==> flow/design.v <==
module dht11_reader (
  input rst_n,           
  input wire en,         
  input wire clk,        
  output reg [7:0] humidity,
  output reg [7:0] temperature,
  output wire data_ready
);
  reg [31:0] counter;    
  assign data_ready = 1'b0;
  always @(posedge clk or negedge rst_n) begin
    if (!rst_n) begin
      humidity <= 8'h28;
      temperature <= 8'h21;
      counter <= 0;
    end else if (en) begin
      counter <= counter + 1;
      if (counter >= 3_000_000) begin  
        counter <= 0;
        if (temperature < 35) begin
          temperature <= temperature + 1;
        end else begin
          temperature <= 30;
        end
        if (humidity < 45) begin
          humidity <= humidity + 1;
        end else begin
          humidity <= 40;
        end
      end
    end
  end
endmodule
module uart_tx(
  input  wire clk,               
  input  wire rst_n,             
  input  wire tx_start,          
  input  wire [7:0] tx_data,     
  output reg tx,                 
  output reg tx_done,            
  output reg tx_busy             
);
  parameter CLK_FREQ = 1_000_000;  
  parameter BAUD_RATE = 9600;
  localparam BIT_PERIOD = CLK_FREQ / BAUD_RATE;  
  reg [3:0] bit_index;      
  reg [15:0] clk_count;     
  reg [9:0] tx_shift_reg;   
  always @(posedge clk or negedge rst_n) begin
    if (!rst_n) begin
      tx <= 1;           
      tx_busy <= 0;
      bit_index <= 0;
      clk_count <= 0;
      tx_done <= 0;
    end else begin
      if (tx_start && !tx_busy) begin
        tx_shift_reg <= {1'b1, tx_data, 1'b0};  
        tx_busy <= 1'b1;
        bit_index <= 0;
        clk_count <= 0;
        tx_done <= 0;
      end
      if (tx_busy) begin
        if (clk_count < BIT_PERIOD - 1) begin
          clk_count <= clk_count + 1;
        end else begin
          clk_count <= 0;
          tx <= tx_shift_reg[bit_index];  
          bit_index <= bit_index + 1;
          if (bit_index == 9) begin
            tx_busy <= 1'b0;  
            tx_done <= 1;
          end
        end
      end
    end
  end
endmodule
module uart_rx (
  input wire clk,              
  input wire rst_n,            
  input wire rx,               
  output reg [7:0] data_out,   
  output reg rx_busy,          
  output reg done              
);
  parameter CLK_FREQ = 1_000_000;                  
  parameter BAUD_RATE = 9600;
  localparam BIT_PERIOD = CLK_FREQ / BAUD_RATE;    
  reg [9:0] rx_shift_reg;    
  reg [3:0] bit_index;       
  reg [15:0] clk_count;      
  always @(posedge clk or negedge rst_n) begin
    if (!rst_n) begin
      rx_busy <= 0;
      clk_count <= 0;
      bit_index <= 0;
      done <= 1'b0;  
    end else begin
      if (!rx_busy && !rx) begin
        rx_busy <= 1'b1;
        done <= 1'b0;
        clk_count <= BIT_PERIOD / 2;  
        bit_index <= 0;
      end
      if (rx_busy) begin
        if (clk_count < BIT_PERIOD - 1) begin
          clk_count <= clk_count + 1;
        end else begin
          clk_count <= 0;
          rx_shift_reg[bit_index] <= rx;  
          bit_index <= bit_index + 1;
          if (bit_index == 9) begin
            if (rx == 1'b1) begin  
              rx_busy <= 1'b0;
              done <= 1'b1;  
              data_out <= rx_shift_reg[8:1];  
            end else begin
              rx_busy <= 1'b0;  
              done <= 1'b0;
            end
          end
        end
      end else begin
        if (done) begin
          done <= 1'b0;  
        end
      end
    end
  end
endmodule
module uart_string(
  input wire clk_1Mhz,
  input wire rst_n,
  input wire [7: 0] temperature, 
  input wire [7: 0] humidity, 
  input wire rx,
  output wire tx,
  input wire en_tx,
  output reg tx_msg_done,
  input wire fan_state,
  input wire hum_state,
  output reg [7:0] chr_cmd,
  output reg [7:0] chr_val0,
  output reg [7:0] chr_val1,
  output reg       rx_msg_done   
);
  localparam SEND_INTERVAL = 1_000_000;  
  localparam IDLE = 2'b00, LOAD = 2'b01, TRANSMIT = 2'b10, DONE = 2'b11;
  wire tx_done, rx_done;
  reg [3:0] tx_index;   
  reg [7:0] tx_data;
  reg send_start;
  reg [31:0] timer_count;  
  wire tx_busy;
  reg [7:0] tx_msg [0:8];  
  reg [1:0] TX_STATE;
  always @(posedge clk_1Mhz or negedge rst_n) begin
    if (!rst_n) begin
      tx_msg[0] <= 8'h53;  
      tx_msg[1] <= 8'h3A;  
      tx_msg[2] <= 8'h30;  
      tx_msg[3] <= 8'h30;  
      tx_msg[4] <= 8'h30;  
      tx_msg[5] <= 8'h30;  
      tx_msg[6] <= 8'h30;  
      tx_msg[7] <= 8'h30;  
      tx_msg[8] <= 8'h2F;  
      tx_msg_done <= 1'b0;
      tx_index <= 0;
      send_start <= 1'b0;
      timer_count <= 0;
      TX_STATE <= IDLE;
    end else if (en_tx) begin
      case (TX_STATE)
        IDLE: begin
          tx_msg_done <= 1'b0;  
          if (!tx_busy) begin
            if (timer_count == SEND_INTERVAL) begin
              timer_count <= 0;
              TX_STATE <= LOAD;
            end else begin
              timer_count <= timer_count + 1;
            end
          end
        end
        LOAD: begin
          if (tx_index == 0) begin
            tx_msg[2] <= temperature / 10 + 8'h30;
            tx_msg[3] <= temperature % 10 + 8'h30;
            tx_msg[4] <= humidity / 10 + 8'h30;
            tx_msg[5] <= humidity % 10 + 8'h30;
            tx_msg[6] <= fan_state ? 8'h31 : 8'h30;  
            tx_msg[7] <= hum_state ? 8'h31 : 8'h30;  
          end
          tx_data <= tx_msg[tx_index];  
          send_start <= 1'b1;           
          TX_STATE <= TRANSMIT;
        end
        TRANSMIT: begin
          if (tx_done) begin
            send_start <= 1'b0;         
            if (tx_index < 8) begin
              tx_index <= tx_index + 1;
              TX_STATE <= LOAD;        
            end else begin
              tx_index <= 0;
              TX_STATE <= DONE;        
            end
          end
        end
        DONE: begin
          tx_msg_done <= 1'b1;          
          TX_STATE <= IDLE;            
        end
      endcase
    end
  end
  wire [7:0] rx_data;
  wire rx_busy;
  reg [5:0] RX_STATE;
  always @(posedge clk_1Mhz or negedge rst_n) begin
    if (!rst_n) begin
      RX_STATE <= 0;       
      rx_msg_done <= 1'b0;    
    end else if (!rx_busy && rx_done) begin
      case (RX_STATE)
        0: begin
          if (rx_data == 8'h41 || rx_data == 8'h42 || rx_data == 8'h43
              || rx_data == 8'h44 || rx_data == 8'h4C) begin
            RX_STATE <= 1;
            chr_cmd <= rx_data;
            rx_msg_done <= 1'b0;
          end else begin
            RX_STATE <= 0;  
          end
        end
        1: begin
          if ((rx_data >= 8'h30 && rx_data <= 8'h39) || rx_data == 8'h2D) begin  
            RX_STATE <= 2;
            chr_val0 <= rx_data;
          end
        end
        2: begin
          if (rx_data == 8'h3A) begin  
            RX_STATE <= 3;
          end
        end
        3: begin
          if (rx_data >= 8'h30 && rx_data <= 8'h39) begin  
            RX_STATE <= 4;
            chr_val1 <= rx_data;
          end
        end
        4: begin
          if (rx_data == 8'h0A || rx_data == 8'h2A || rx_data == 8'h2F) begin
            rx_msg_done <= 1'b1;
            RX_STATE <= 0;
          end
        end
      endcase
    end
    else if (rx_busy && !rx_done) begin
      rx_msg_done <= 1'b0;
    end
  end
  uart_tx uart_tx_inst(
    .clk(clk_1Mhz),
    .rst_n(rst_n),
    .tx_start(send_start),
    .tx_data(tx_data),
    .tx(tx),
    .tx_busy(tx_busy),
    .tx_done(tx_done)
  );
  uart_rx uart_rx_inst (
    .clk(clk_1Mhz),
    .rst_n(rst_n),
    .rx(rx),
    .data_out(rx_data),
    .rx_busy(rx_busy),
    .done(rx_done)
  );
endmodule
module i2c_writeframe(
    input       clk_1MHz,                
    input       rst_n,                   
    input       en_write,                
    input       start_frame,             
    input       stop_frame,              
    input [7:0] data,                    
    input       sda_in,                  
    output      sda_oe,                  
    output reg  scl,                     
    output      done,                    
    output reg  sda_en                   
);
    localparam  DELAY       = 10;        
    reg [20:0]  cnt;                     
    reg         cnt_clr;                 
    localparam  WaitEn      = 0,         
                PreStart    = 1,         
                Start       = 2,         
                AfterStart  = 3,         
                PreWrite    = 4,         
                WriteLow    = 5,         
                WriteHigh   = 6,         
                WriteDone   = 7,         
                WaitAck     = 8,         
                Ack1        = 9,         
                Ack2        = 10,        
                AckDone     = 11,        
                PreStop     = 12,        
                Stop        = 13,        
                Done        = 14;        
    reg [3:0]   state, next_state;
    reg [3:0]   bit_cnt;                 
    wire [2:0]  bit_idx = bit_cnt - 1'b1;    
    reg         sda_out;                 
    assign sda_oe = sda_en & ~sda_out;
    always @(posedge clk_1MHz, negedge rst_n) begin
        if (!rst_n)
            cnt <= 21'd0;
        else if (cnt_clr)
            cnt <= 21'd0;
        else
            cnt <= cnt + 1'b1;
    end
    always @(posedge clk_1MHz, negedge rst_n) begin
        if (!rst_n)
            state <= WaitEn;
        else
            state <= next_state;
    end
    always @(*) begin
        if (!rst_n)
            next_state = WaitEn;             
        else begin
            case (state)
                WaitEn:     next_state = en_write ? (start_frame ? PreStart : PreWrite) : WaitEn;
                PreStart:   next_state = (cnt == DELAY) ? Start : PreStart;
                Start:      next_state = (cnt == DELAY) ? AfterStart : Start;
                AfterStart: next_state = (cnt == DELAY) ? WriteLow : AfterStart;
                PreWrite:   next_state = (cnt == DELAY) ? WriteLow : PreWrite;
                WriteLow:   next_state = (cnt == DELAY) ? WriteHigh : WriteLow;
                WriteHigh:  next_state = (cnt == DELAY && bit_cnt == 4'd8) ? WriteDone : ((cnt == DELAY) ? WriteLow : WriteHigh);
                WriteDone:  next_state = (cnt == DELAY) ? WaitAck : WriteDone;
                WaitAck:    next_state = (sda_in == 1'b0) ? Ack1 : WaitAck;
                Ack1:       next_state = (cnt == DELAY) ? Ack2 : Ack1;
                Ack2:       next_state = (cnt == DELAY) ? AckDone : Ack2;
                AckDone:    next_state = (cnt == DELAY) ? (stop_frame ? PreStop : Done) : AckDone;
                PreStop:    next_state = (cnt == DELAY) ? Stop : PreStop;
                Stop:       next_state = (cnt == DELAY) ? Done : Stop;
                Done:       next_state = WaitEn;
                default:    next_state = WaitEn;
            endcase
        end
    end   
    always @(posedge clk_1MHz, negedge rst_n) begin
        if (!rst_n) begin                    
            sda_en  <= 1'b1;
            sda_out <= 1'b1;
            scl     <= 1'b1;
            cnt_clr <= 1'b1;
        end else begin
            case (state)
                WaitEn: begin
                    sda_en  <= 1'b1;         
                    cnt_clr <= 1'b1;         
                end
                PreStart: begin
                    sda_out <= 1'b1;                                 
                    scl     <= 1'b1;        
                    cnt_clr <= (cnt == DELAY-1) ? 1'b1 : 1'b0;       
                end
                Start: begin
                    sda_out <= 1'b0;                                 
                    cnt_clr <= (cnt == DELAY-1) ? 1'b1 : 1'b0;       
                end
                AfterStart: begin
                    scl     <= 1'b0;                                 
                    cnt_clr <= (cnt == DELAY-1) ? 1'b1 : 1'b0;       
                end
                PreWrite: begin
                    cnt_clr <= (cnt == DELAY-1) ? 1'b1 : 1'b0;       
                end
                WriteLow: begin
                    scl     <= 1'b0;                                 
                    sda_out <= data[3'd7-bit_idx];                   
                    cnt_clr <= (cnt == DELAY-1) ? 1'b1 : 1'b0;       
                end
                WriteHigh: begin
                    scl     <= 1'b1;                                 
                    cnt_clr <= (cnt == DELAY-1) ? 1'b1 : 1'b0;       
                end
                WriteDone: begin
                    scl     <= 1'b0;                                 
                    sda_en  <= 1'b0;                                 
                    cnt_clr <= (cnt == DELAY-1) ? 1'b1 : 1'b0;       
                end
                WaitAck: begin
                    cnt_clr <= 1'b1;                                 
                end
                Ack1: begin
                    scl     <= 1'b1;                                 
                    cnt_clr <= (cnt == DELAY-1) ? 1'b1 : 1'b0;       
                end
                Ack2: begin
                    scl     <= 1'b0;                                 
                    cnt_clr <= (cnt == DELAY-1) ? 1'b1 : 1'b0;       
                end
                AckDone: begin      
                    cnt_clr <= (cnt == DELAY-1) ? 1'b1 : 1'b0;       
                end
                PreStop: begin
                    scl     <= 1'b1;                                 
                    cnt_clr <= (cnt == DELAY-1) ? 1'b1 : 1'b0;       
                end   
                Stop: begin
                    sda_en  <= 1'b1;                                 
                    sda_out <= 1'b1;                                 
                    cnt_clr <= (cnt == DELAY-1) ? 1'b1 : 1'b0;       
                end
                Done: begin
                    cnt_clr <= 1'b1;                                 
                end
            endcase
        end
    end
    always @(posedge clk_1MHz, negedge rst_n) begin
        if (!rst_n)
            bit_cnt <= 4'd0;
        else begin
            case (state)
                WriteLow:   bit_cnt <= (cnt == 1'b0) ? bit_cnt + 1'b1 : bit_cnt;     
                WaitEn:     bit_cnt <= 4'd0;
                Done:       bit_cnt <= 4'd0;
                default:    bit_cnt <= bit_cnt;
            endcase
        end
    end
    assign done = (state == Done);
endmodule
module lcd_write_cmd_data(
    input       clk_1MHz,                    
    input       rst_n,                       
    input [7:0] data,                        
    input       cmd_data,                    
    input       ena,                         
    input [6:0] i2c_addr,                    
    input       sda_in,                      
    output      sda_oe,                      
    output      scl,                         
    output      done,                        
    output      sda_en
);
    localparam  DELAY               = 50;    
    reg [20:0]  cnt;                         
    reg         cnt_clr;                     
    localparam  WaitEn              = 0,     
                Write_Addr          = 1,     
                Wait_AddrDone       = 2,     
                Write_HighNibble1   = 3,     
                Wait_High1Done      = 4,     
                Delay_CMD1          = 5,     
                Write_HighNibble2   = 6,     
                Wait_High2Done      = 7,     
                Write_LowNibble1    = 8,     
                Wait_Low1Done       = 9,     
                Delay_CMD2          = 10,    
                Write_LowNibble2    = 11,    
                Wait_Low2Done       = 12,    
                Done                = 13;    
    reg [3:0]   state, next_state;
    reg         en_write;                    
    wire        en_i2cwrite = en_write;
    wire        i2c_done;                    
    reg [7:0]   i2c_data;                    
    reg         start_frame;                 
    reg         stop_frame;                  
    always @(posedge clk_1MHz, negedge rst_n) begin
        if (!rst_n)
            cnt <= 21'd0;
        else if (cnt_clr)
            cnt <= 21'd0;
        else
            cnt <= cnt + 1'b1;
    end
    always @(posedge clk_1MHz, negedge rst_n) begin
        if (!rst_n)
            state <= WaitEn;
        else
            state <= next_state;
    end
    always @(*) begin
        if (!rst_n)
            next_state = WaitEn;                 
        else begin
            case (state)
                WaitEn:             next_state = ena ? Write_Addr : WaitEn;
                Write_Addr:         next_state = Wait_AddrDone;
                Wait_AddrDone:      next_state = i2c_done ? Write_HighNibble1 : Wait_AddrDone;
                Write_HighNibble1:  next_state = Wait_High1Done;
                Wait_High1Done:     next_state = i2c_done ? Delay_CMD1 : Wait_High1Done;
                Delay_CMD1:         next_state = (cnt == DELAY) ? Write_HighNibble2 : Delay_CMD1;
                Write_HighNibble2:  next_state = Wait_High2Done;
                Wait_High2Done:     next_state = i2c_done ? Write_LowNibble1 : Wait_High2Done;
                Write_LowNibble1:   next_state = Wait_Low1Done;
                Wait_Low1Done:      next_state = i2c_done ? Delay_CMD2 : Wait_Low1Done;
                Delay_CMD2:         next_state = (cnt == DELAY) ? Write_LowNibble2 : Delay_CMD2;
                Write_LowNibble2:   next_state = Wait_Low2Done;
                Wait_Low2Done:      next_state = i2c_done ? Done : Wait_Low2Done;
                Done:               next_state = WaitEn;
                default:            next_state = WaitEn;
            endcase
        end
    end
    always @(posedge clk_1MHz, negedge rst_n) begin
        if (!rst_n) begin                    
            i2c_data <= 8'd0;
            en_write <= 1'b0;
            cnt_clr  <= 1'b1;
        end else begin
            case (state)
                WaitEn: begin
                    i2c_data    <= 8'd0;
                    en_write    <= 1'b0;
                    cnt_clr     <= 1'b1;
                end
                Write_Addr: begin
                    start_frame <= 1'b1;                 
                    stop_frame  <= 1'b0;
                    i2c_data    <= {i2c_addr, 1'b0};     
                    en_write    <= 1'b1;                 
                end
                Wait_AddrDone: begin
                    en_write    <= 1'b0;                 
                end
                Write_HighNibble1: begin
                    start_frame <= 1'b0;
                    stop_frame  <= 1'b0;
                    i2c_data    <= (data & 8'hF0) | 8'h0C | cmd_data;
                    en_write    <= 1'b1;                 
                end
                Wait_High1Done: begin
                    en_write    <= 1'b0;                 
                end
                Delay_CMD1: begin
                    cnt_clr     <= 1'b0;                 
                end
                Write_HighNibble2: begin
                    start_frame <= 1'b0;
                    stop_frame  <= 1'b0;
                    i2c_data    <= ((data & 8'hF0) | 8'h0C | cmd_data) & 8'hFB;
                    en_write    <= 1'b1;                 
                    cnt_clr     <= 1'b1;                 
                end
                Wait_High2Done: begin
                    en_write    <= 1'b0;                 
                end
                Write_LowNibble1: begin              
                    start_frame <= 1'b0;
                    stop_frame  <= 1'b0;
                    i2c_data    <= ((data & 8'h0F) << 4) | 8'h0C | cmd_data;
                    en_write    <= 1'b1;                
                end
                Wait_Low1Done: begin
                    en_write    <= 1'b0;                 
                end
                Delay_CMD2: begin
                    cnt_clr     <= 1'b0;                 
                end
                Write_LowNibble2: begin
                    start_frame <= 1'b0;
                    stop_frame  <= 1'b1;                 
                    i2c_data    <= (((data & 8'h0F) << 4) | 8'h0C | cmd_data) & 8'hFB;
                    en_write    <= 1'b1;                 
                    cnt_clr     <= 1'b1;                 
                end
                Wait_Low2Done: begin
                    en_write    <= 1'b0;                 
                end
            endcase
        end
    end
    assign done = (state == Done);
    i2c_writeframe i2c_writframe_inst(
        .clk_1MHz   (clk_1MHz),
        .rst_n      (rst_n),
        .en_write   (en_i2cwrite),
        .start_frame(start_frame),
        .stop_frame (stop_frame),
        .data       (i2c_data),
        .sda_in     (sda_in),
        .sda_oe     (sda_oe),
        .scl        (scl),
        .done       (i2c_done),
        .sda_en     (sda_en)
    );
endmodule
module lcd_display(
    input           clk_1MHz,                
    input           rst_n,                   
    input           ena,                     
    input           done_write,              
    input  [127:0]  row1,                    
    input  [127:0]  row2,                    
    output reg[7:0] data,                    
    output          cmd_data,                
    output reg      ena_write,               
    output          busy                     
);
    localparam  DELAY           = 50;        
    localparam  WaitEn          = 0,
                Write           = 1,
                WaitWrite       = 2,
                WaitDelay       = 3,
                Done            = 4;
    reg [2:0]   state, next_state;          
    reg [20:0]  cnt;                         
    reg         cnt_clr;                     
    wire [7:0]  cmd_data_array [0:39];
    assign cmd_data_array[0]    = 8'h02;     
    assign cmd_data_array[1]    = 8'h28;     
    assign cmd_data_array[2]    = 8'h0C;     
    assign cmd_data_array[3]    = 8'h06;     
    assign cmd_data_array[4]    = 8'h01;     
    assign cmd_data_array[5]    = 8'h80;     
    assign cmd_data_array[22]   = 8'hC0;     
    assign cmd_data_array[39]   = 8'h00;     
    generate
        genvar i;
        for (i = 1; i < 17; i=i+1) begin: for_name
            assign cmd_data_array[22-i] = row1[(i*8)-1:i*8-8];       
            assign cmd_data_array[39-i] = row2[(i*8)-1:i*8-8];       
        end
    endgenerate
    reg [5:0]   ptr;                         
    assign cmd_data = (ptr <= 6'd6 || ptr == 6'd23) ? 1'b0 : 1'b1;   
    assign busy = ~(state == WaitEn);
    always @(posedge clk_1MHz, negedge rst_n) begin
        if (!rst_n)
            cnt <= 21'd0;
        else if (cnt_clr)
            cnt <= 21'd0;
        else 
            cnt <= cnt + 1'b1;
    end
    always @(posedge clk_1MHz, negedge rst_n) begin
        if (!rst_n)
            state <= WaitEn;
        else
            state <= next_state;
    end
    always @(*) begin
        if (!rst_n)
            next_state = WaitEn;
        else begin
            case (state)
                WaitEn:     next_state = ena ? Write : WaitEn;
                Write:      next_state = WaitWrite;
                WaitWrite:  next_state = done_write ? WaitDelay : WaitWrite;
                WaitDelay:  next_state = (ptr == 6'd39) ? Done : ((cnt == DELAY) ? Write : WaitDelay);
                Done:       next_state = WaitEn;
                default:    next_state = WaitEn;
            endcase
        end
    end
    always @(posedge clk_1MHz, negedge rst_n) begin
        if (!rst_n) begin
            cnt_clr    <= 1'b1;
            ena_write  <= 1'b0;            
        end else begin
            case (state)
                WaitEn: begin
                    cnt_clr    <= 1'b1;                  
                    ena_write  <= 1'b0;                  
                end
                Write: begin
                    cnt_clr    <= 1'b1;                  
                    data       <= cmd_data_array[ptr];   
                    ena_write  <= 1'b1;                  
                end
                WaitWrite: begin
                    ena_write  <= 1'b0;                  
                end
                WaitDelay: begin
                    cnt_clr    <= 1'b0;
                end
            endcase
        end
    end
    always @(posedge clk_1MHz, negedge rst_n) begin
        if (!rst_n)
            ptr <= 6'd0;
        else if (state == WaitEn)
            ptr <= 6'd0;
        else if (state == Write)
            ptr <= ptr + 1'b1;
        else
            ptr <= ptr;
    end
endmodule
module lcd_16x2(
  input           clk_1MHz,
  input           rst_n,
  input           lcd_ena,
  input [127:0]   row1,
  input [127:0]   row2,
  output          busy,
  output          scl,
  input           sda_in,
  output          sda_oe,
  output          lcd_done
);
  localparam      i2c_addr = 7'h27;
  wire [7:0]      data;
  wire            cmd_data;
  wire            ena_write;
  lcd_display lcd_display_inst(
    .clk_1MHz           (clk_1MHz),
    .rst_n              (rst_n),
    .ena                (lcd_ena),
    .done_write         (lcd_done),
    .row1               (row1),
    .row2               (row2),
    .data               (data),
    .cmd_data           (cmd_data),
    .ena_write          (ena_write),
    .busy               (busy)
  );
  lcd_write_cmd_data lcd_write_cmd_data_inst(
    .clk_1MHz           (clk_1MHz),
    .rst_n              (rst_n),
    .data               (data),
    .cmd_data           (cmd_data),
    .ena                (ena_write),
    .i2c_addr           (i2c_addr),
    .sda_in             (sda_in),
    .sda_oe             (sda_oe),
    .scl                (scl),
    .done               (lcd_done)
  );
endmodule
module logic_controller(
  input   wire            clk,        
  input   wire            rst_n,
  input   wire  [7: 0]    temperature,
  input   wire  [7: 0]    humidity,
  output  reg             dht_en,
  input   wire            dht_data_ready,
  input   wire  [7:0]     chr_cmd,
  input   wire  [7:0]     chr_val0,
  input   wire  [7:0]     chr_val1,
  input   wire            rx_msg_done,
  input   wire            tx_msg_done,
  output  reg             en_tx,
  output  reg             lcd_en,    
  input   wire            lcd_done,  
  output  reg   [127:0]   lcd_row1,  
  output  reg   [127:0]   lcd_row2,  
  output  reg             led_fan,       
  output  reg             led_hum       
);
  localparam INTERVAL = 500_000;  
  integer interval_counter;
  reg [6:0] max_temp, min_temp, min_hum, max_hum;  
  reg [7:0] temp_tens, temp_units, humi_tens, humi_units;
  reg tick;  
  reg rx_msg_done_reg;
  always @(posedge clk or negedge rst_n) begin
    if (!rst_n) begin
      tick <= 1'b0;
      rx_msg_done_reg <= 1'b0;
      interval_counter <= 0;
      en_tx <= 1'b0;
      temp_tens <= 8'h00;
      temp_units <= 8'h00;
      humi_tens <= 8'h00;
      humi_units <= 8'h00;
      max_temp <= 34;  
      min_temp <= 1;  
      min_hum <= 42;  
      max_hum <= 63;  
      dht_en <= 1'b0;
      lcd_row1 <= "  Cold Storage  ";
      lcd_row2 <= "     Welcome    ";
      lcd_en <= 1'b1;
      led_fan <= 1'b0;
      led_hum <= 1'b0;
    end else begin
      if (lcd_done && lcd_en) begin
        lcd_en <= 1'b0;
      end
      if (interval_counter == INTERVAL) begin
        interval_counter <= 0;
        tick <= ~tick;
        if (tick) begin
          if (!dht_en) begin
            dht_en <= 1'b1;
          end
          en_tx <= 1'b1;
          update_leds();
          update_lcd();
        end else begin
          dht_en <= 1'b0;
        end
      end else begin
        interval_counter <= interval_counter + 1;
      end
      if (rx_msg_done && !rx_msg_done_reg) begin
        rx_msg_done_reg <= 1'b1;
        update_settings();
        if (chr_cmd != 8'h4C) begin  
          update_leds();
        end
      end else if (!rx_msg_done) begin
        rx_msg_done_reg <= 1'b0;
      end
      if (dht_en && dht_data_ready) begin
        dht_en <= 1'b0;
      end
      if (en_tx && tx_msg_done) begin
        en_tx <= 1'b0;
      end
    end
  end
  task update_settings;
    begin
      if (chr_cmd == 8'h4C) begin  
        led_fan <= (chr_val0 == 8'h31);  
        led_hum <= (chr_val1 == 8'h31);  
      end else if (chr_cmd == 8'h41) begin  
        if (chr_val0 == 8'h2D) begin  
          max_temp <= -1 * ((chr_val1 - 8'h30) * 10);
        end else begin
          max_temp <= ((chr_val0 - 8'h30) * 10) + (chr_val1 - 8'h30);
        end
      end else if (chr_cmd == 8'h42) begin  
        if (chr_val0 == 8'h2D) begin  
          min_temp <= -1 * ((chr_val1 - 8'h30) * 10);
        end else begin
          min_temp <= ((chr_val0 - 8'h30) * 10) + (chr_val1 - 8'h30);
        end
      end else if (chr_cmd == 8'h43) begin  
        if (chr_val0 == 8'h2D) begin  
          max_hum <= -1 * ((chr_val1 - 8'h30) * 10);
        end else begin
          max_hum <= ((chr_val0 - 8'h30) * 10) + (chr_val1 - 8'h30);
        end
      end else if (chr_cmd == 8'h44) begin  
        if (chr_val0 == 8'h2D) begin  
          min_hum <= -1 * ((chr_val1 - 8'h30) * 10);
        end else begin
          min_hum <= ((chr_val0 - 8'h30) * 10) + (chr_val1 - 8'h30);
        end
      end
      uart_rx_to_lcd();
    end
  endtask
  task update_leds;
    begin
      if (temperature > max_temp) begin
        led_fan <= 1'b1;  
      end else if (temperature < min_temp) begin
        led_fan <= 1'b0;  
      end else begin
        led_fan <= 1'b0;  
      end
      if (humidity < max_hum) begin
        led_hum <= 1'b1;  
      end else if (humidity > min_hum) begin
        led_hum <= 1'b0;  
      end else begin
        led_hum <= 1'b0;  
      end
    end
  endtask
  task update_lcd;
    begin
      temp_tens <= (temperature / 10) + 8'h30;   
      temp_units <= (temperature % 10) + 8'h30;  
      humi_tens <= (humidity / 10) + 8'h30;    
      humi_units <= (humidity % 10) + 8'h30;   
      if (temperature < 10) begin
        lcd_row1 <= { "Temp: 0", temp_units, " C      " };  
      end else begin
        lcd_row1 <= { "Temp: ", temp_tens, temp_units, " C      " };  
      end
      if (humidity < 10) begin
        lcd_row2 <= { "Humi: 0", humi_units, "%       " };   
      end else begin
        lcd_row2 <= { "Humi: ", humi_tens, humi_units, "%       " };   
      end
      lcd_en <= 1'b1;
    end
  endtask
  task uart_rx_to_lcd;
    begin
      lcd_row1 <= {"RX: ", chr_cmd, chr_val0, chr_val1, "         "};
      lcd_row2 <= {"Tem:", temp_tens, temp_units, "C Hum:", humi_tens, humi_units, "% "};
      interval_counter <= 0;  
      lcd_en <= 1'b1;
    end
  endtask
endmodule
module top_coldstorage(
  input         clk,           
  input         rst_n,         
  output        led_fan,       
  output        led_hum,       
  input         sda_lcd_in,
  output        sda_lcd_oe,
  output        scl_lcd,
  input         rx,
  output        tx
);
  wire clk_1MHz = clk;
  wire [127:0] lcd_row1, lcd_row2;
  wire lcd_en, lcd_done;
  wire [7:0] temperature, humidity;
  wire dht_en, dht_data_ready;
  wire [7:0] chr_cmd, chr_val0, chr_val1;
  wire rx_msg_done, en_tx, tx_msg_done;
  logic_controller logic_controller_inst(
    .clk(clk_1MHz),
    .rst_n(rst_n),
    .temperature(temperature),
    .humidity(humidity),
    .dht_en(dht_en),
    .dht_data_ready(dht_data_ready),
    .chr_cmd(chr_cmd),
    .chr_val0(chr_val0),
    .chr_val1(chr_val1),
    .en_tx(en_tx),
    .rx_msg_done(rx_msg_done),
    .tx_msg_done(tx_msg_done),
    .lcd_en(lcd_en),
    .lcd_done(lcd_done),
    .lcd_row1(lcd_row1),
    .lcd_row2(lcd_row2),
    .led_fan(led_fan),
    .led_hum(led_hum)
  );
  dht11_reader dht11_reader_inst(
    .clk(clk_1MHz),
    .rst_n(rst_n),
    .en(dht_en),
    .temperature(temperature),
    .humidity(humidity),
    .data_ready(dht_data_ready)
  );
  uart_string uart_string_inst(
    .clk_1Mhz(clk_1MHz),
    .rst_n(rst_n),
    .temperature(temperature),
    .humidity(humidity),
    .en_tx(en_tx),
    .tx_msg_done(tx_msg_done),
    .tx(tx),
    .rx(rx),
    .fan_state(led_fan),
    .hum_state(led_hum),
    .chr_cmd(chr_cmd),
    .chr_val0(chr_val0),
    .chr_val1(chr_val1),
    .rx_msg_done(rx_msg_done)
  );
  lcd_16x2 lcd_16x2_inst(
    .clk_1MHz(clk_1MHz),
    .rst_n(rst_n),
    .lcd_ena(lcd_en),
    .row1(lcd_row1),
    .row2(lcd_row2),
    .lcd_done(lcd_done),
    .sda_in(sda_lcd_in),
    .sda_oe(sda_lcd_oe),
    .scl(scl_lcd)
  );  
endmodule
### Reports on top_coldstorage

The steps from the RTL of top_coldstorage to its reports follow in flow order.
Line numbers count from 1 in the design file above.
Operators carry their Yosys type and port widths (W data, S select, Z words).
Library cell names are shortened.
Not given: -

| inputs | value |
|---|---|
| design top | top_coldstorage |
| clock port | clk |
| cell library | sky130hd |
| timing corner | tt_025C_1v80 |

### Word level

Counts by Yosys on the flattened word-level netlist (proc, flatten, opt, wreduce). Print and check cells are left out.

| storage and ports | value |
|---|---|
| input port bits | 4 |
| bits in latches | 0 |
| memories kept | 0 |
| clocked read ports x word width | 0 |
| RAM bits | 0 |
| elaborated cells | 495 |
| register bits after elaboration | 697 |
| memory bits (read-only) | 0 |
| output and inout bits | 5 |

| cells by class | value |
|---|---|
| mux-type cells | 146 |
| reductions and logical operators | 95 |
| equal/unequal tests | 123 |
| add/subtract/negate cells | 25 |
| divide/modulo/power cells | 4 |
| shifts and indexed selects | 4 |
| $lt $le $gt $ge | 13 |
| bitwise logic cells | 14 |
| multipliers | 3 |

Operators by type and width:

| operator | count |
|---|---|
| $mul A32 B31 Y6 const A | 1 |
| $mux W128 | 6 |
| $pmux W8 S40 | 1 |
| $div A8 B4 Y32 const B | 2 |
| $mod A8 B4 Y32 const B | 2 |
| $mux W80 | 2 |
| $mux W32 | 4 |
| $mul A32 B3 Y31 const B | 1 |
| $mul A32 B3 Y6 const B | 1 |
| $eq A6 B5 Y1 const B | 16 |
| $mux W16 | 6 |
| $eq A8 B7 Y1 const B | 9 |
| $pmux W8 S9 | 1 |
| $eq A4 B4 Y1 const B | 17 |
| $add A32 B1 Y32 const B | 2 |
| $eq A32 B20 Y1 const B | 2 |
| $add A21 B1 Y21 const B | 3 |
| $mux W21 | 3 |
| $mux W1 | 62 |
| $mux W4 | 15 |
| $eq A8 B6 Y1 const B | 7 |
| $pmux W4 S14 | 1 |
| $pmux W4 S13 | 1 |
| $eq A4 B3 Y1 const B | 12 |
| $eq A6 B4 Y1 const B | 8 |
| $eq A6 B6 Y1 const B | 8 |
| $pmux W8 S6 | 1 |
| $eq A21 B4 Y1 const B | 2 |

Other operator kinds: 82; their cells: 231.

### Longest topological paths

Longest topological path by Yosys (ltp), each cell counted once; first at word level (registers and memories cut), then after technology mapping (sequential cells cut; the memories' decode and read muxes count).

| depth | value |
|---|---|
| depth in word-level cells | 8 |
| ABC_AREA | 1 |
| gate-level depth with buffers | 35 |
| gate-level depth less buffers | 35 |

### Netlist

Source: synth_stat.txt of the flow (Yosys; design flattened, memories mapped). It holds for the ABC_AREA given above (unset counts as 0); a run with the other value may have another netlist.
The area totals of this step are shown rounded.

| mapped netlist | value |
|---|---|
| sequential area | 13,500 µm² |
| standard cells after synthesis | 3,214 |
| buffer cells | 53 |
| synthesis area | 27,000 µm² |
| mapped flip-flops | 524 |

Cells by type:

| type | count | area in all (µm²) |
|---|---|---|
| dfrtp_1 | 396 | 9.91E+03 |
| inv_1 | 561 | 2,105.77 |
| edfxtp_1 | 66 | 1.98E+03 |
| nand2_1 | 518 | 1.94E+03 |
| dfstp_2 | 62 | 1.63E+03 |
| nor2_1 | 374 | 1.4E+03 |
| ha_1 | 84 | 1.05E+03 |
| o21ai_0 | 200 | 1,000.96 |
| nand3_1 | 171 | 855.821 |
| a21oi_1 | 140 | 700.672 |
| nor3_1 | 108 | 540.518 |
| xor2_1 | 50 | 437.92 |
| o22ai_1 | 66 | 412.896 |
| nor4_1 | 58 | 362.848 |
| nand4_1 | 57 | 356.592 |
| clkbuf_1 | 48 | 180.173 |
| a221oi_1 | 17 | 148.893 |
| xnor2_1 | 17 | 148.893 |

Not listed: further types 48, cells in them 221.

### Worst setup path after synthesis

OpenSTA on the mapped netlist: ideal clock, no wires. The path of least setup slack (recovery checks aside). Input and output delay are each 20% of the period. Register names are those of the netlist, which keeps one name where synthesis merged equal registers.

| timing path post-synthesis | value |
|---|---|
| path kind | reg-to-reg |
| start point | register uart_string_inst.chr_val1[1] |
| end point | register logic_controller_inst.max_hum[6] |
| buffers on the path | 0 |
| path slack | 5.897 ns |
| clock period | 10.0 ns |
| path delay | 4.103 ns |
| arrival | 3.978 ns |
| data required time | 9.875 ns |
| setup time | 0.125 ns |
| time at the first pin | 0.000 ns |
| stages on the path | 17 |
| period reached after synthesis | 4.103 ns |

"path delay" = arrival - input delay + setup time.
"stages on the path": output pins that drive a net of the path, with the launching flip-flop's if there is one; two outputs of one cell count as two.
"period reached after synthesis" = period - worst setup slack (recovery checks aside). The figure is calculated, with input and output delays left at 20% of the set period.
Between the ends stands the longest chain of elaborated cells between them, by number of cells; it is not shown to be the way that was timed. Of several equally long chains one is given.
A line is the first line of the expression or statement that the cell stems from. Yosys adds cells for indexed reads and writes and turns some case tables into memories.

| on the way, post-synthesis | value |
|---|---|
| path through | edfxtp_1 -> ha_1 -> ha_1 -> inv_1 -> fa_1 -> inv_1 -> ha_1 -> ha_1 -> fa_1 -> fa_1 -> xnor2_1 -> xor2_1 -> xnor2_1 -> a21oi_1 -> o21ai_0 -> o21ai_0 -> mux2_2 |
| length of the longest elaborated chain | 4 |
| elaborated cells on any way between the ends | 5 |
| those cells by class | add/sub (2); mul (2); mux (1) |

RTL lines, path post-synthesis:

| element | RTL line | source |
|---|---|---|
| start, declared | 146 | `output reg [7:0] chr_val1,` |
| start, assigned | 253 | `chr_val1 <= rx_data;` |
| $sub A8 B6 Y9 | 848 | `max_hum <= -1 * ((chr_val1 - 8'h30) * 10);` |
| $mul A32 B3 Y31 | 848 |  |
| $mul A32 B31 Y6 | 848 |  |
| $mux W7 | 847 | `if (chr_val0 == 8'h2D) begin` |
| end, assigned | 785 | `max_hum <= 63;` |
| end, declared | 768 | `reg [6:0] max_temp, min_temp, min_hum, max_hum;` |

### Timing after layout

Path of least setup slack in the final report of job 1 (OpenROAD, finished layout, wires in). Where an end is a register, its clock arrival counts in the times.

| timing path after layout | value |
|---|---|
| path kind | reg-to-reg |
| start point | register uart_string_inst.chr_val1[3] |
| end point | register logic_controller_inst.max_hum[6] |
| clock period | 5.69 ns |
| time at the first pin | 0.62 ns |
| data required time | 6.18 ns |
| path slack | 1.37 ns |
| stages on the path | 17 |
| setup time | 0.11 ns |
| buffers on the path | 0 |
| arrival | 4.80 ns |

Between the ends stands the longest chain of elaborated cells between them, by number of cells; it is not shown to be the way that was timed. Of several equally long chains one is given.

| on the way, after layout | value |
|---|---|
| path through | edfxtp_1 -> ha_1 -> ha_1 -> inv_1 -> fa_1 -> inv_1 -> ha_1 -> ha_1 -> fa_1 -> fa_1 -> xnor2_1 -> xor2_1 -> xnor2_1 -> a21oi_1 -> o21ai_0 -> o21ai_0 -> mux2_2 |
| length of the longest elaborated chain | 4 |
| elaborated cells on any way between the ends | 5 |
| those cells by class | add/sub (2); mul (2); mux (1) |

RTL lines, path after layout:

| element | RTL line | source |
|---|---|---|
| start, declared | 146 | `output reg [7:0] chr_val1,` |
| start, assigned | 253 | `chr_val1 <= rx_data;` |
| $sub A8 B6 Y9 | 848 | `max_hum <= -1 * ((chr_val1 - 8'h30) * 10);` |
| $mul A32 B3 Y31 | 848 |  |
| $mul A32 B31 Y6 | 848 |  |
| $mux W7 | 847 | `if (chr_val0 == 8'h2D) begin` |
| end, assigned | 785 | `max_hum <= 63;` |
| end, declared | 768 | `reg [6:0] max_temp, min_temp, min_hum, max_hum;` |

Lab notebook: top_coldstorage

Module top_coldstorage, platform sky130hd: 5 stored runs of the flow (Yosys, OpenROAD) with differing settings, in no particular order. Input and output delays are each 20% of the period that was set; the output load is 0.01 pF.
"achieved period" = clock period - worst setup slack. The figure is calculated, with input and output delays left at 20% of the set period.
"allowed time less slack (worst setup path)" = time allowed to the worst setup path (clock period - input delay - output delay, where it has them) - its slack; a late launch clock adds to it, a late capture clock takes from it.
By "total power after layout" is meant OpenSTA's value without simulated activity: inputs other than the clock are taken to toggle once in ten clock periods, and the tool carries that through the logic.
Values from the reports are rounded here.

#### Job 1

| setting | value |
|---|---|
| ABC_AREA | `1` |
| CELL_PAD_IN_SITES_DETAIL_PLACEMENT | `0` |
| CORE_ASPECT_RATIO | `1.24` |
| CTS_CLUSTER_DIAMETER | `181` |
| GPL_TIMING_DRIVEN | `1` |
| HOLD_SLACK_MARGIN | `0.05` |
| PLACE_DENSITY_LB_ADDON | `0.3` |
| SLEW_MARGIN | `40` |
| period_ns | `5.69` |
| CAP_MARGIN | `20` |
| CORE_MARGIN | `2` |
| CORE_UTILIZATION | `40` |

| result | value |
|---|---|
| total power after layout | 9,410 µW |
| std-cell area (final layout) | 30,300 µm² |
| total negative slack | 0.000 ns |
| worst setup slack after layout | 1.37 ns |
| area of the die | 69,600 µm² |
| synthesis area | 27,000 µm² |
| achieved period | 4.315 ns |
| allowed time less slack (worst setup path) | 4.32 ns |
| type of the worst setup path | reg-to-reg |
| utilization in the final report | 0.451 |

#### Job 2

| setting | value |
|---|---|
| CORE_UTILIZATION | `40` |
| period_ns | `3.33` |
| CAP_MARGIN | `20` |
| CORE_MARGIN | `2` |
| SLEW_MARGIN | `20` |

| result | value |
|---|---|
| total power after layout | 14,000 µW |
| std-cell area (final layout) | 32,200 µm² |
| total negative slack | -11.2 ns |
| worst setup slack after layout | -0.776 ns |
| area of the die | 70,200 µm² |
| synthesis area | 27,300 µm² |
| achieved period | 4.106 ns |
| allowed time less slack (worst setup path) | 4.11 ns |
| type of the worst setup path | reg-to-reg |
| utilization in the final report | 0.478 |

#### Job 3

| setting | value |
|---|---|
| CELL_PAD_IN_SITES_DETAIL_PLACEMENT | `2` |
| CORE_ASPECT_RATIO | `1.58` |
| CORE_UTILIZATION | `21` |
| CTS_CLUSTER_SIZE | `50` |
| GPL_ROUTABILITY_DRIVEN | `0` |
| GPL_TIMING_DRIVEN | `0` |
| HOLD_SLACK_MARGIN | `0.22` |
| MAX_ROUTING_LAYER | `met5` |
| PLACE_DENSITY | `0.41` |
| SLEW_MARGIN | `30` |
| period_ns | `5.55` |
| CAP_MARGIN | `20` |
| CORE_MARGIN | `2` |

| result | value |
|---|---|
| total power after layout | 8,470 µW |
| std-cell area (final layout) | 31,800 µm² |
| total negative slack | 0.000 ns |
| worst setup slack after layout | 0.338 ns |
| area of the die | 133,000 µm² |
| synthesis area | 27,300 µm² |
| achieved period | 5.212 ns |
| allowed time less slack (worst setup path) | 5.21 ns |
| type of the worst setup path | reg-to-reg |
| utilization in the final report | 0.246 |

#### Job 4

| setting | value |
|---|---|
| CAP_MARGIN | `5` |
| CORE_MARGIN | `3` |
| CORE_UTILIZATION | `36` |
| CTS_CLUSTER_DIAMETER | `203` |
| GPL_ROUTABILITY_DRIVEN | `0` |
| MAX_ROUTING_LAYER | `met5` |
| PLACE_DENSITY_LB_ADDON | `0.29` |
| SLEW_MARGIN | `20` |
| TNS_END_PERCENT | `80` |
| period_ns | `8.51` |

| result | value |
|---|---|
| total power after layout | 5,650 µW |
| std-cell area (final layout) | 30,400 µm² |
| total negative slack | 0.000 ns |
| worst setup slack after layout | 3.26 ns |
| area of the die | 79,000 µm² |
| synthesis area | 27,300 µm² |
| achieved period | 5.247 ns |
| allowed time less slack (worst setup path) | 5.25 ns |
| type of the worst setup path | reg-to-reg |
| utilization in the final report | 0.407 |

#### Job 5

| setting | value |
|---|---|
| ABC_AREA | `1` |
| CELL_PAD_IN_SITES_DETAIL_PLACEMENT | `0` |
| CORE_ASPECT_RATIO | `1.24` |
| GPL_TIMING_DRIVEN | `0` |
| HOLD_SLACK_MARGIN | `0.22` |
| PLACE_DENSITY_LB_ADDON | `0.02` |
| SETUP_SLACK_MARGIN | `1.47` |
| SLEW_MARGIN | `30` |
| period_ns | `10.0` |
| CAP_MARGIN | `20` |
| CORE_MARGIN | `2` |
| CORE_UTILIZATION | `40` |

| result | value |
|---|---|
| total power after layout | 5,270 µW |
| std-cell area (final layout) | 30,300 µm² |
| total negative slack | 0.000 ns |
| worst setup slack after layout | 5.36 ns |
| area of the die | 69,600 µm² |
| synthesis area | 27,000 µm² |
| achieved period | 4.640 ns |
| allowed time less slack (worst setup path) | 4.64 ns |
| type of the worst setup path | reg-to-reg |
| utilization in the final report | 0.451 |
